==> flow/design.v <==
module axi_timer #(
  parameter AXI_ADDR_BW_p = 12     
) (
  input logic  clk,
  input logic  rst_n,
  input logic [AXI_ADDR_BW_p-1:0] i_axi_awaddr,
  input logic  i_axi_awvalid,
  input logic [31:0] i_axi_wdata,
  input logic i_axi_wvalid,
  input logic i_axi_bready,
  input logic [AXI_ADDR_BW_p-1:0] i_axi_araddr,
  input logic i_axi_arvalid,
  input logic i_axi_rready,
  output logic o_axi_awready,
  output logic o_axi_wready,
  output logic [1:0] o_axi_bresp,
  output logic o_axi_bvalid,
  output logic o_axi_arready,
  output logic [31:0] o_axi_rdata,
  output logic [1:0] o_axi_rresp,
  output logic o_axi_rvalid,
  output logic o_cnt0_en,
  output logic o_cnt0_reload,
  output logic o_cnt0_count_up,
  output logic [31:0] o_cnt0_load_value,
  output logic [31:0] o_cnt0_compare_value,
  input  logic [31:0] i_cnt0_value,
  output logic o_cnt1_en,
  output logic o_cnt1_reload,
  output logic o_cnt1_count_up,
  output logic o_cnt1_src,
  output logic [31:0] o_cnt1_load_value,
  output logic [31:0] o_cnt1_compare_value,
  input  logic [31:0] i_cnt1_value
);
  localparam logic [1:0] RESP_OKAY   = 2'b00;
  localparam logic [1:0] RESP_EXOKAY = 2'b01;
  localparam logic [1:0] RESP_SLVERR = 2'b10;
  localparam logic [1:0] RESP_DECERR = 2'b11;
  logic s_cnt0_en;
  logic s_cnt0_reload;
  logic s_cnt0_count_up;
  logic [31:0] s_cnt0_load_value;
  logic [31:0] s_cnt0_compare_value;
  logic s_cnt1_en;
  logic s_cnt1_reload;
  logic s_cnt1_count_up;
  logic s_cnt1_src;
  logic [31:0] s_cnt1_load_value;
  logic [31:0] s_cnt1_compare_value;
  assign o_cnt0_en = s_cnt0_en;
  assign o_cnt0_reload = s_cnt0_reload;
  assign o_cnt0_count_up = s_cnt0_count_up;
  assign o_cnt0_load_value = s_cnt0_load_value;
  assign o_cnt0_compare_value = s_cnt0_compare_value;
  assign o_cnt1_en = s_cnt1_en;
  assign o_cnt1_reload = s_cnt1_reload;
  assign o_cnt1_count_up = s_cnt1_count_up;
  assign o_cnt1_src = s_cnt1_src;
  assign o_cnt1_load_value = s_cnt1_load_value;
  assign o_cnt1_compare_value = s_cnt1_compare_value;
  logic [1:0]  c_axi_wresp;
  logic [3:0]  c_axi_wstrb;
  logic [31:0] c_axi_wdata;
  logic s_axi_wdata_buf_used;
  logic [31:0] s_axi_wdata_buf;
  logic [3:0]  s_axi_wstrb_buf;
  logic [1:0]  s_axi_bresp;
  logic [AXI_ADDR_BW_p-1:0] s_axi_awaddr_buf;
  logic [AXI_ADDR_BW_p-1:0] c_axi_awaddr;
  logic s_axi_awaddr_buf_used;
  logic s_axi_awvalid;
  logic s_axi_wvalid;
  logic s_axi_bvalid;
  logic s_axi_awready;
  logic s_axi_wready;
  logic s_awaddr_done;
  logic [AXI_ADDR_BW_p-1:0] s_axi_awaddr;
  assign o_axi_awready = !s_axi_awaddr_buf_used & s_axi_awvalid;
  assign o_axi_wready  = !s_axi_wdata_buf_used & s_axi_wvalid;
  logic write_response_stalled;
  logic valid_write_address;
  logic valid_write_data;
  assign write_response_stalled = o_axi_bvalid & ~i_axi_bready;
  assign valid_write_address = s_axi_awaddr_buf_used | (i_axi_awvalid & o_axi_awready);
  assign valid_write_data = s_axi_wdata_buf_used | (i_axi_wvalid & o_axi_wready);
  always_ff @(posedge clk) begin
    if (!rst_n) begin
      s_axi_awvalid <= 1'b0;
      s_axi_awaddr_buf_used <= 1'b0;
    end else begin
      s_axi_awvalid <= 1'b1;
      if (i_axi_awvalid && o_axi_awready && (write_response_stalled || !valid_write_data)) begin
        s_axi_awaddr_buf <= i_axi_awaddr;
        s_axi_awaddr_buf_used <= 1'b1;
      end else if (s_axi_awaddr_buf_used && valid_write_data && (!o_axi_bvalid || i_axi_bready)) begin
        s_axi_awaddr_buf_used <= 1'b0;
      end
    end
  end
  always_ff @(posedge clk) begin
    if (!rst_n) begin
      s_axi_wdata_buf_used <= 1'b0;
      s_axi_wvalid <= 1'b0;
    end else begin
      s_axi_wvalid <= 1'b1;
      if (i_axi_wvalid && o_axi_wready && (write_response_stalled || !valid_write_address)) begin
        s_axi_wdata_buf <= i_axi_wdata;
        s_axi_wdata_buf_used <= 1'b1;
      end else if (s_axi_wdata_buf_used && valid_write_address && (!o_axi_bvalid || i_axi_bready)) begin
        s_axi_wdata_buf_used <= 1'b0;
      end
    end
  end
  assign c_axi_awaddr = s_axi_awaddr_buf_used ? s_axi_awaddr_buf : i_axi_awaddr;
  assign c_axi_wdata  = s_axi_wdata_buf_used  ? s_axi_wdata_buf : i_axi_wdata;
  always_ff @(posedge clk) begin
    if (!rst_n) begin
      s_axi_bvalid <= 1'b0;
      s_cnt0_en <= 1'b0;
      s_cnt0_reload <= 1'b0;
      s_cnt0_count_up <= 1'b0;
      s_cnt0_load_value <= '0;
      s_cnt0_compare_value <= '0;
      s_cnt1_en <= 1'b0;
      s_cnt1_reload <= 1'b0;
      s_cnt1_count_up <= 1'b0;
      s_cnt1_src <= 1'b0;
      s_cnt1_load_value <= '0;
      s_cnt1_compare_value <= '0;
    end else begin
      if (valid_write_address && valid_write_data && (!o_axi_bvalid || i_axi_bready)) begin
        s_axi_bresp <= RESP_OKAY;
        s_axi_bvalid <= 1'b1;
        case (c_axi_awaddr[AXI_ADDR_BW_p-1:2])
          'd0 : begin
            s_cnt0_en <= c_axi_wdata[0];
            s_cnt0_reload <= c_axi_wdata[1];
            s_cnt0_count_up <= c_axi_wdata[2];
          end
          'd1 : begin
            s_cnt0_load_value <= c_axi_wdata;
          end
          'd2 : begin
            s_cnt0_compare_value <= c_axi_wdata;
          end
          'd4 : begin
            s_cnt1_en <= c_axi_wdata[0];
            s_cnt1_reload <= c_axi_wdata[1];
            s_cnt1_count_up <= c_axi_wdata[2];
            s_cnt1_src <= c_axi_wdata[3]; 
          end
          'd5 : begin
            s_cnt1_load_value <= c_axi_wdata;
          end
          'd6 : begin
            s_cnt1_compare_value <= c_axi_wdata;
          end
          default: begin
            s_axi_bresp <= RESP_SLVERR;
          end
        endcase
      end else if (o_axi_bvalid && i_axi_bready && !(valid_write_address && valid_write_data)) begin
        s_axi_bvalid <= 1'b0;
      end
    end
  end
  assign o_axi_bresp = s_axi_bresp;
  assign o_axi_bvalid = s_axi_bvalid;
  logic s_axi_rvalid;
  logic [31:0] s_axi_rdata;
  logic [1:0] s_axi_rresp;
  logic s_axi_arready;
  logic [AXI_ADDR_BW_p-1:0] s_araddr_buf;
  logic s_araddr_buf_used;
  logic [AXI_ADDR_BW_p-1:0] c_axi_araddr;
  always_ff @(posedge clk) begin
    if (!rst_n) begin
      s_araddr_buf_used <= 1'b0;
      s_axi_arready <= 1'b0;
    end else begin
      s_axi_arready <= 1'b1;
      if (i_axi_arvalid && o_axi_arready && o_axi_rvalid && !i_axi_rready) begin
        s_araddr_buf <= i_axi_araddr;
        s_araddr_buf_used <= 1'b1;
      end 
      else if (s_araddr_buf_used && (!o_axi_rvalid || i_axi_rready)) begin
        s_araddr_buf_used <= 1'b0;
      end
    end
  end
  assign c_axi_araddr = s_araddr_buf_used ? s_araddr_buf : i_axi_araddr;
  assign o_axi_arready = !s_araddr_buf_used & s_axi_arready;
  always_ff @(posedge clk) begin
    if (!rst_n) begin
      s_axi_rvalid <= 1'b0;
    end else begin
      if ((s_araddr_buf_used || (i_axi_arvalid && o_axi_arready)) && (!o_axi_rvalid || i_axi_rready)) begin
        s_axi_rresp <= RESP_OKAY;
        s_axi_rvalid <= 1'b1;
        s_axi_rdata <= '0;
        case (c_axi_araddr[AXI_ADDR_BW_p-1:2])
          'd0 : begin
            s_axi_rdata[0] <= s_cnt0_en;
            s_axi_rdata[1] <= s_cnt0_reload;
            s_axi_rdata[2] <= s_cnt0_count_up;
          end
          'd1 : begin
            s_axi_rdata <= s_cnt0_load_value;
          end
          'd2 : begin
            s_axi_rdata <= s_cnt0_compare_value;
          end
          'd3 : begin
            s_axi_rdata <= i_cnt0_value;
          end
          'd4 : begin
            s_axi_rdata[0] <= s_cnt1_en;
            s_axi_rdata[1] <= s_cnt1_reload; 
            s_axi_rdata[2] <= s_cnt1_count_up;
            s_axi_rdata[3] <= s_cnt1_src; 
          end
          'd5 : begin
            s_axi_rdata <= s_cnt1_load_value;
          end
          'd6 : begin
            s_axi_rdata <= s_cnt1_compare_value;
          end
          'd7 : begin
            s_axi_rdata <= i_cnt1_value;
          end
          default: begin
            s_axi_rdata <= 32'hdeaddead;
            s_axi_rresp <= RESP_SLVERR;
          end
        endcase
      end else if (o_axi_rvalid && i_axi_rready && !s_araddr_buf_used && !(i_axi_arvalid && o_axi_arready)) begin
        s_axi_rvalid <= 1'b0;
      end
    end
  end
  assign o_axi_rdata = s_axi_rdata;
  assign o_axi_rresp = s_axi_rresp;
  assign o_axi_rvalid = s_axi_rvalid;
endmodule
module timer_counter (
  input logic clk,
  input logic rst_n,
  input logic i_cnt0_en,
  input logic i_cnt0_reload,
  input logic i_cnt0_count_up,
  input logic [31:0] i_cnt0_load_value,
  input logic [31:0] i_cnt0_compare_value,
  input logic i_cnt1_en,
  input logic i_cnt1_reload,
  input logic i_cnt1_count_up,
  input logic i_cnt1_src,
  input logic [31:0] i_cnt1_load_value,
  input logic [31:0] i_cnt1_compare_value,
  output logic [31:0] o_cnt0_value,
  output logic [31:0] o_cnt1_value,
  output logic o_cnt0_done,
  output logic o_cnt1_done
);
  logic [31:0] s_cnt0_value;
  logic s_cnt0_done;
  logic [31:0] s_cnt1_value;
  logic s_cnt1_done;
  assign o_cnt0_done = s_cnt0_done & i_cnt0_en;
  assign o_cnt1_done = s_cnt1_done & i_cnt1_en; 
  assign o_cnt0_value = s_cnt0_value;
  assign o_cnt1_value = s_cnt1_value;
  always_ff @(posedge clk) begin
    if (!rst_n) begin
      s_cnt0_done <= 1'b0;
      s_cnt0_value <= '0;
    end else begin
      s_cnt0_done <= 1'b0;
      if (i_cnt0_en) begin
        if (i_cnt0_count_up) begin
          s_cnt0_value <= s_cnt0_value + 1;
        end else begin
          s_cnt0_value <= s_cnt0_value - 1;
        end
        if (s_cnt0_value == i_cnt0_compare_value) begin
          s_cnt0_done <= 1'b1;
          if (i_cnt0_reload) begin
            s_cnt0_value <= i_cnt0_load_value;
          end
        end
      end else begin
        s_cnt0_value <= i_cnt0_load_value;
      end
    end
  end
  always_ff @(posedge clk) begin
    if (!rst_n) begin
      s_cnt1_done <= 1'b0;
      s_cnt1_value <= '0;
    end else begin
      s_cnt1_done <= 1'b0;
      if (i_cnt1_en) begin
        if (!i_cnt1_src || (i_cnt1_src && s_cnt0_done)) begin
          if (i_cnt1_count_up) begin
            s_cnt1_value <= s_cnt1_value + 1;
          end else begin
            s_cnt1_value <= s_cnt1_value - 1;
          end
        end
        if (s_cnt1_value == i_cnt1_compare_value) begin
          s_cnt1_done <= 1'b1;
          if (i_cnt1_reload) begin
            s_cnt1_value <= i_cnt1_load_value;
          end
        end
      end else begin
        s_cnt1_value <= i_cnt1_load_value;
      end
    end
  end
endmodule
module axi_timer_counter_top #(
  parameter AXI_ADDR_BW_p = 12     
) (
  input logic  clk,
  input logic  rst_n,
  input logic [AXI_ADDR_BW_p-1:0] i_axi_awaddr,
  input logic  i_axi_awvalid,
  input logic [31:0] i_axi_wdata,
  input logic i_axi_wvalid,
  input logic i_axi_bready,
  input logic [AXI_ADDR_BW_p-1:0] i_axi_araddr,
  input logic i_axi_arvalid,
  input logic i_axi_rready,
  output logic o_axi_awready,
  output logic o_axi_wready,
  output logic [1:0] o_axi_bresp,
  output logic o_axi_bvalid,
  output logic o_axi_arready,
  output logic [31:0] o_axi_rdata,
  output logic [1:0] o_axi_rresp,
  output logic o_axi_rvalid,
  output logic o_cnt0_done,
  output logic o_cnt1_done
);
  logic s_cnt0_en;
  logic s_cnt0_reload;
  logic s_cnt0_count_up;
  logic [31:0] s_cnt0_load_value;
  logic [31:0] s_cnt0_compare_value;
  logic [31:0] s_cnt0_value;
  logic s_cnt1_en;
  logic s_cnt1_reload;
  logic s_cnt1_count_up;
  logic s_cnt1_src;
  logic [31:0] s_cnt1_load_value;
  logic [31:0] s_cnt1_compare_value;
  logic [31:0] s_cnt1_value;
  axi_timer #(
    .AXI_ADDR_BW_p ( AXI_ADDR_BW_p )
  ) axi_timer_inst (
    .clk                  ( clk                   ),
    .rst_n                ( rst_n                 ),
    .i_axi_awaddr         ( i_axi_awaddr          ),
    .i_axi_awvalid        ( i_axi_awvalid         ),
    .i_axi_wdata          ( i_axi_wdata           ),
    .i_axi_wvalid         ( i_axi_wvalid          ),
    .i_axi_bready         ( i_axi_bready          ),
    .i_axi_araddr         ( i_axi_araddr          ),
    .i_axi_arvalid        ( i_axi_arvalid         ),
    .i_axi_rready         ( i_axi_rready          ),
    .o_axi_awready        ( o_axi_awready         ),
    .o_axi_wready         ( o_axi_wready          ),
    .o_axi_bresp          ( o_axi_bresp           ),
    .o_axi_bvalid         ( o_axi_bvalid          ),
    .o_axi_arready        ( o_axi_arready         ),
    .o_axi_rdata          ( o_axi_rdata           ),
    .o_axi_rresp          ( o_axi_rresp           ),
    .o_axi_rvalid         ( o_axi_rvalid          ),
    .o_cnt0_en            ( s_cnt0_en             ),
    .o_cnt0_reload        ( s_cnt0_reload         ),
    .o_cnt0_count_up      ( s_cnt0_count_up       ),
    .o_cnt0_load_value    ( s_cnt0_load_value     ),
    .o_cnt0_compare_value ( s_cnt0_compare_value  ),
    .i_cnt0_value         ( s_cnt0_value          ),
    .o_cnt1_en            ( s_cnt1_en             ),
    .o_cnt1_reload        ( s_cnt1_reload         ),
    .o_cnt1_count_up      ( s_cnt1_count_up       ),
    .o_cnt1_src           ( s_cnt1_src            ),
    .o_cnt1_load_value    ( s_cnt1_load_value     ),
    .o_cnt1_compare_value ( s_cnt1_compare_value  ),
    .i_cnt1_value         ( s_cnt1_value          )
  );
  timer_counter timer_counter_inst (
    .clk                  ( clk                   ),
    .rst_n                ( rst_n                 ),
    .i_cnt0_en            ( s_cnt0_en             ),
    .i_cnt0_reload        ( s_cnt0_reload         ),
    .i_cnt0_count_up      ( s_cnt0_count_up       ),
    .i_cnt0_load_value    ( s_cnt0_load_value     ),
    .i_cnt0_compare_value ( s_cnt0_compare_value  ),
    .o_cnt0_value         ( s_cnt0_value          ),
    .i_cnt1_en            ( s_cnt1_en             ),
    .i_cnt1_reload        ( s_cnt1_reload         ),
    .i_cnt1_count_up      ( s_cnt1_count_up       ),
    .i_cnt1_src           ( s_cnt1_src            ),
    .i_cnt1_load_value    ( s_cnt1_load_value     ),
    .i_cnt1_compare_value ( s_cnt1_compare_value  ),
    .o_cnt1_value         ( s_cnt1_value          ),
    .o_cnt0_done          ( o_cnt0_done           ),
    .o_cnt1_done          ( o_cnt1_done           )
  );
endmodule
# Reports on axi_timer_counter_top
# Module axi_timer_counter_top before and after one edit of its RTL, step after step.
# "orig" refers to lines of the RTL above, "edited" to lines of the edited file.
# "change" is "edited" less "orig", of the values as shown; "rel_change_pct" is that difference over "orig", in percent.
# Operators: Yosys type, input widths -> output width; for muxes data width and select width s.
# The mark -- stands for no value.
# inputs
top_module	axi_timer_counter_top
clk_port	clk
cell_library	sky130hd
lib_corner	tt_025C_1v80

# Diff
# Unified diff, file above to edited file.
# A script made this edit. It changes what the design does and was not meant as an optimisation.
# begin of diff
@@ -324,5 +324,5 @@
 ) (
   input logic  clk,
-  input logic  rst_n,
+  input logic  rst_n_i,
   input logic [AXI_ADDR_BW_p-1:0] i_axi_awaddr,
   input logic  i_axi_awvalid,
@@ -344,4 +344,6 @@
   output logic o_cnt1_done
 );
+  reg rst_n;
+  always @(posedge clk) rst_n <= rst_n_i;
   logic s_cnt0_en;
   logic s_cnt0_reload;
# end of diff

# Word-level counts
# Yosys after proc, flatten, opt, wreduce and memory -nomap, before mapping. Memory bits, and registers merged into a memory's read port (data or address), are not among the register bits. Print and check cells are not counted. Equal cells are merged and count once.
# word_totals
element	orig	edited	change	rel_change_pct
regBits	299	300	1	0.33
latchBits	0	0	0	--
mem_bits_rw	0	0	0	--
rom_bits	0	0	0	--
clocked_rd_ports_x_width	0	0	0	--
mem_count	0	0	0	--
inputBits	63	63	0	0.00
out_inout_bits	43	43	0	0.00
# op_classes
element	orig	edited	change	rel_change_pct
n_addsub	4	4	0	0.00
mul	0	0	0	--
div	0	0	0	--
n_cmp	0	0	0	--
n_eq	14	14	0	0.00
n_shift	0	0	0	--
n_mux	32	32	0	0.00
logic	11	11	0	0.00
reduce_logical	61	61	0	0.00
# Operator kinds equal on both sides are left out: 24.

# Longest topological paths
# Longest topological path by Yosys (ltp), each cell counted once; first at word level (registers and memories cut), then after technology mapping (sequential cells cut; the memories' decode and read muxes count).
# logic_depth
element	orig	edited	change	rel_change_pct
ltp_word	9	9	0	0.00
ABC_AREA	0	0	--	--
ltp_mapped	12	12	0	0.00
depth_no_buf	11	11	0	0.00

# Synthesis result
# Source: synth_stat.txt of the flow (Yosys; design flattened, memories mapped). It holds for the ABC_AREA given above (unset counts as 0); a run with the other value may have another netlist.
# synth_totals
element	orig	edited	change	rel_change_pct
cells	1627	1628	1	0.06
synth_area_um2	15364.7	15384.8	20.1	0.13
seq_area_um2	6726.5	6746.5	20.0	0.30
ff_cells	293	294	1	0.34
# types
type	orig	edited	change	rel_change_pct
sky130_fd_sc_hd__dfxtp_1	207	208	1	0.48
# Cell types equal on both sides are left out: 77.
# The figures by module come from a second, unflattened synthesis with its own total; it is not the netlist above.
# unflattened
element	orig	edited	change	rel_change_pct
cells_unflattened	1752	1753	1	0.06
area_unflattened_um2	16308.1	16328.2	20.1	0.12
# Each row is one instance without its submodules.
# modules_orig
mod	n_inst	cells	mod_area_um2	mod_seq_area_um2
axi_timer #(AXI_ADDR_BW_p=12)	1	904	9862.0	5405.2
timer_counter	1	848	6446.2	1321.3
axi_timer_counter_top	1	0	0.0	0.0
# modules_edited
mod	n_inst	cells	mod_area_um2	mod_seq_area_um2
axi_timer #(AXI_ADDR_BW_p=12)	1	904	9862.0	5405.2
timer_counter	1	848	6446.2	1321.3
axi_timer_counter_top	1	1	20.0	20.0

# Timing after synthesis
# Source: OpenSTA report_checks on the synthesized netlist (no wires, ideal clock, input and output delay 20% of the period each), path of least setup slack; recovery checks are left aside. Register names are those of the netlist, which keeps one name where synthesis merged equal registers.
# synth_timing
element	orig	edited	change	rel_change_pct
kind	input-to-reg	input-to-reg	--	--
start	in rst_n	in i_axi_awvalid	--	--
end	reg axi_timer_inst.s_axi_wdata_buf[0]	reg axi_timer_inst.s_axi_wdata_buf[0]	--	--
period_ns	5.0	5.0	0.0	0.00
in_delay_ns	1.000	1.000	0.000	0.00
setup_ns	0.513	0.513	0.000	--
launch_ns	1.000	1.000	0.000	0.00
arrival_time_ns	4.726	4.699	-0.027	-0.57
slack_ns	-0.239	-0.212	0.027	--
path_delay_ns	4.239	4.212	-0.027	-0.64
stages	3	3	0	0.00
path_buffers	1	0	-1	-100.00
period_less_setup_slack_ns	5.239	5.212	-0.027	-0.52
# "path_delay_ns" is the arrival time less input delay plus setup time.
# "stages": output pins that drive a net of the path, with the launching flip-flop's if there is one; two outputs of one cell count as two.
# "period_less_setup_slack_ns" is the clock period less the worst setup slack; recovery checks do not enter. This is arithmetic on one report: input and output delays are still those of the set period (20% each).
# Between the ends stands the longest chain of elaborated cells between them, by number of cells; it is not shown to be the way that was timed. Of several equally long chains one is given.
# Each line given opens the expression or statement behind the cell; cells for indexed reads and writes are added by Yosys, which also makes memories of some case tables.
# synth_via_orig
cell_sequence	sky130_fd_sc_hd__clkbuf_1 -> sky130_fd_sc_hd__nand2_1 -> sky130_fd_sc_hd__nor4b_1
elab_chain_cells	1
cells_between	1
# synth_lines_orig
element	line	rtl
start: declaration	326	input logic  rst_n,
$reduce_and 2->1	--
end: assignment	108	s_axi_wdata_buf <= i_axi_wdata;
end: declaration	66	logic [31:0] s_axi_wdata_buf;
# synth_via_edited
cell_sequence	sky130_fd_sc_hd__a21oi_1 -> sky130_fd_sc_hd__nor2_1 -> sky130_fd_sc_hd__nor4b_1
elab_chain_cells	6
cells_between	6
# synth_lines_edited
element	line	rtl
start: declaration	328	input logic  i_axi_awvalid,
$and 1x1->1	85	assign valid_write_address = s_axi_awaddr_buf_used | (i_axi_awvalid & o_axi_awready);
$or 1x1->1	85
$logic_not 1->1	107	if (i_axi_wvalid && o_axi_wready && (write_response_stalled || !valid_write_address)) begin
$logic_or 1x1->1	107
$logic_and 1x1->1	107
$reduce_and 2->1	--
end: assignment	108	s_axi_wdata_buf <= i_axi_wdata;
end: declaration	66	logic [31:0] s_axi_wdata_buf;

# Path in the finished layout
# From the final timing report of the runs of pair A: the path of least setup slack in the routed layout; clock arrival at registers is part of the times.
# layout_timing
element	orig	edited	change	rel_change_pct
kind	reg-to-reg	reg-to-reg	--	--
start	reg axi_timer_inst.s_cnt0_count_up	reg axi_timer_inst.s_cnt0_count_up	--	--
end	reg timer_counter_inst.s_cnt0_value[30]	reg timer_counter_inst.s_cnt0_value[30]	--	--
period_ns	4.34	4.34	0.00	0.00
setup_ns	0.13	0.12	-0.01	--
launch_ns	0.53	0.51	-0.02	-3.77
arrival_time_ns	4.02	4.14	0.12	2.99
slack_ns	0.72	0.59	-0.13	--
stages	13	12	-1	-7.69
path_buffers	1	0	-1	-100.00
# Between the ends stands the longest chain of elaborated cells between them, by number of cells; it is not shown to be the way that was timed. Of several equally long chains one is given.
# At most two assigning lines are given for a register; there are more.
# layout_via_orig
cell_sequence	sky130_fd_sc_hd__dfxtp_1 -> sky130_fd_sc_hd__inv_1 -> sky130_fd_sc_hd__ha_1 -> sky130_fd_sc_hd__nor2b_1 -> sky130_fd_sc_hd__o31a_1 -> sky130_fd_sc_hd__o31ai_1 -> sky130_fd_sc_hd__o211ai_1 -> sky130_fd_sc_hd__a211oi_1 -> sky130_fd_sc_hd__buf_4 -> sky130_fd_sc_hd__o31ai_1 -> sky130_fd_sc_hd__o21ai_0 -> sky130_fd_sc_hd__mux2i_1 -> sky130_fd_sc_hd__o211ai_1
elab_chain_cells	4
cells_between	4
# layout_lines_orig
element	line	rtl
start: declaration	42	logic s_cnt0_count_up;
start: assignment	122	s_cnt0_count_up <= 1'b0;
start: assignment	139	s_cnt0_count_up <= c_axi_wdata[2];
$mux 32	280	if (i_cnt0_count_up) begin
$mux 32	287	if (i_cnt0_reload) begin
$mux 32	285	if (s_cnt0_value == i_cnt0_compare_value) begin
$mux 32	279	if (i_cnt0_en) begin
end: assignment	281	s_cnt0_value <= s_cnt0_value + 1;
end: assignment	283	s_cnt0_value <= s_cnt0_value - 1;
end: declaration	265	logic [31:0] s_cnt0_value;
# layout_via_edited
cell_sequence	sky130_fd_sc_hd__dfxtp_1 -> sky130_fd_sc_hd__inv_1 -> sky130_fd_sc_hd__ha_1 -> sky130_fd_sc_hd__nor2b_1 -> sky130_fd_sc_hd__o31a_1 -> sky130_fd_sc_hd__o31ai_1 -> sky130_fd_sc_hd__o211ai_1 -> sky130_fd_sc_hd__a211oi_1 -> sky130_fd_sc_hd__o31ai_1 -> sky130_fd_sc_hd__o21ai_0 -> sky130_fd_sc_hd__mux2i_1 -> sky130_fd_sc_hd__o211ai_1
elab_chain_cells	4
cells_between	4
# layout_lines_edited
element	line	rtl
start: declaration	42	logic s_cnt0_count_up;
start: assignment	122	s_cnt0_count_up <= 1'b0;
start: assignment	139	s_cnt0_count_up <= c_axi_wdata[2];
$mux 32	280	if (i_cnt0_count_up) begin
$mux 32	287	if (i_cnt0_reload) begin
$mux 32	285	if (s_cnt0_value == i_cnt0_compare_value) begin
$mux 32	279	if (i_cnt0_en) begin
end: assignment	281	s_cnt0_value <= s_cnt0_value + 1;
end: assignment	283	s_cnt0_value <= s_cnt0_value - 1;
end: declaration	265	logic [31:0] s_cnt0_value;

# Measured runs
# Both versions went through the flow (Yosys, OpenROAD) with the same settings in each pair. Constraints: input delay and output delay 20% of the set period each, output load 0.01 pF.
# flow_settings_pair_A
CORE_UTILIZATION	40
period_ns	4.34
CAP_MARGIN	20
CORE_MARGIN	2
SLEW_MARGIN	20
# measured_pair_A
element	orig	edited	change	rel_change_pct
synth_chip_area_um2	15364.7	15384.8	20.1	0.13
die_area_um2	39996.0	40046.0	50.0	0.13
stdcell_area_um2	18137.4	18086.1	-51.3	-0.28
utilization_frac	0.48	0.479	-0.001	--
timing.setup.ws_ns	0.718	0.587	-0.131	--
setup_tns_ns	0.000	0.000	0.000	--
worst_hold_slack_ns	0.495	0.485	-0.010	--
power_total_uw	6011	5963	-48	-0.80
timing.achieved_period_ns	3.622	3.753	0.131	3.62
# flow_settings_pair_B
CAP_MARGIN	30
CELL_PAD_IN_SITES_GLOBAL_PLACEMENT	2
CORE_ASPECT_RATIO	0.66
CORE_MARGIN	5
CORE_UTILIZATION	42
MAX_ROUTING_LAYER	met5
MIN_ROUTING_LAYER	met2
SETUP_SLACK_MARGIN	0.41
SLEW_MARGIN	5
period_ns	5.04
# measured_pair_B
element	orig	edited	change	rel_change_pct
synth_chip_area_um2	15364.7	15384.8	20.1	0.13
die_area_um2	40590.4	40640.6	50.2	0.12
stdcell_area_um2	17854.6	17959.7	105.1	0.59
utilization_frac	0.499	0.492	-0.007	--
timing.setup.ws_ns	1.028	1.007	-0.021	--
setup_tns_ns	0.000	0.000	0.000	--
worst_hold_slack_ns	0.496	0.514	0.018	--
power_total_uw	4925	4985	60	1.22
timing.achieved_period_ns	4.012	4.033	0.021	0.52
# By "timing.achieved_period_ns" is meant the clock period of the run minus its worst setup slack. This is arithmetic on one report: input and output delays are still those of the set period (20% each).
# By "power_total_uw" is meant OpenSTA's value without simulated activity: inputs other than the clock are taken to toggle once in ten clock periods, and the tool carries that through the logic.
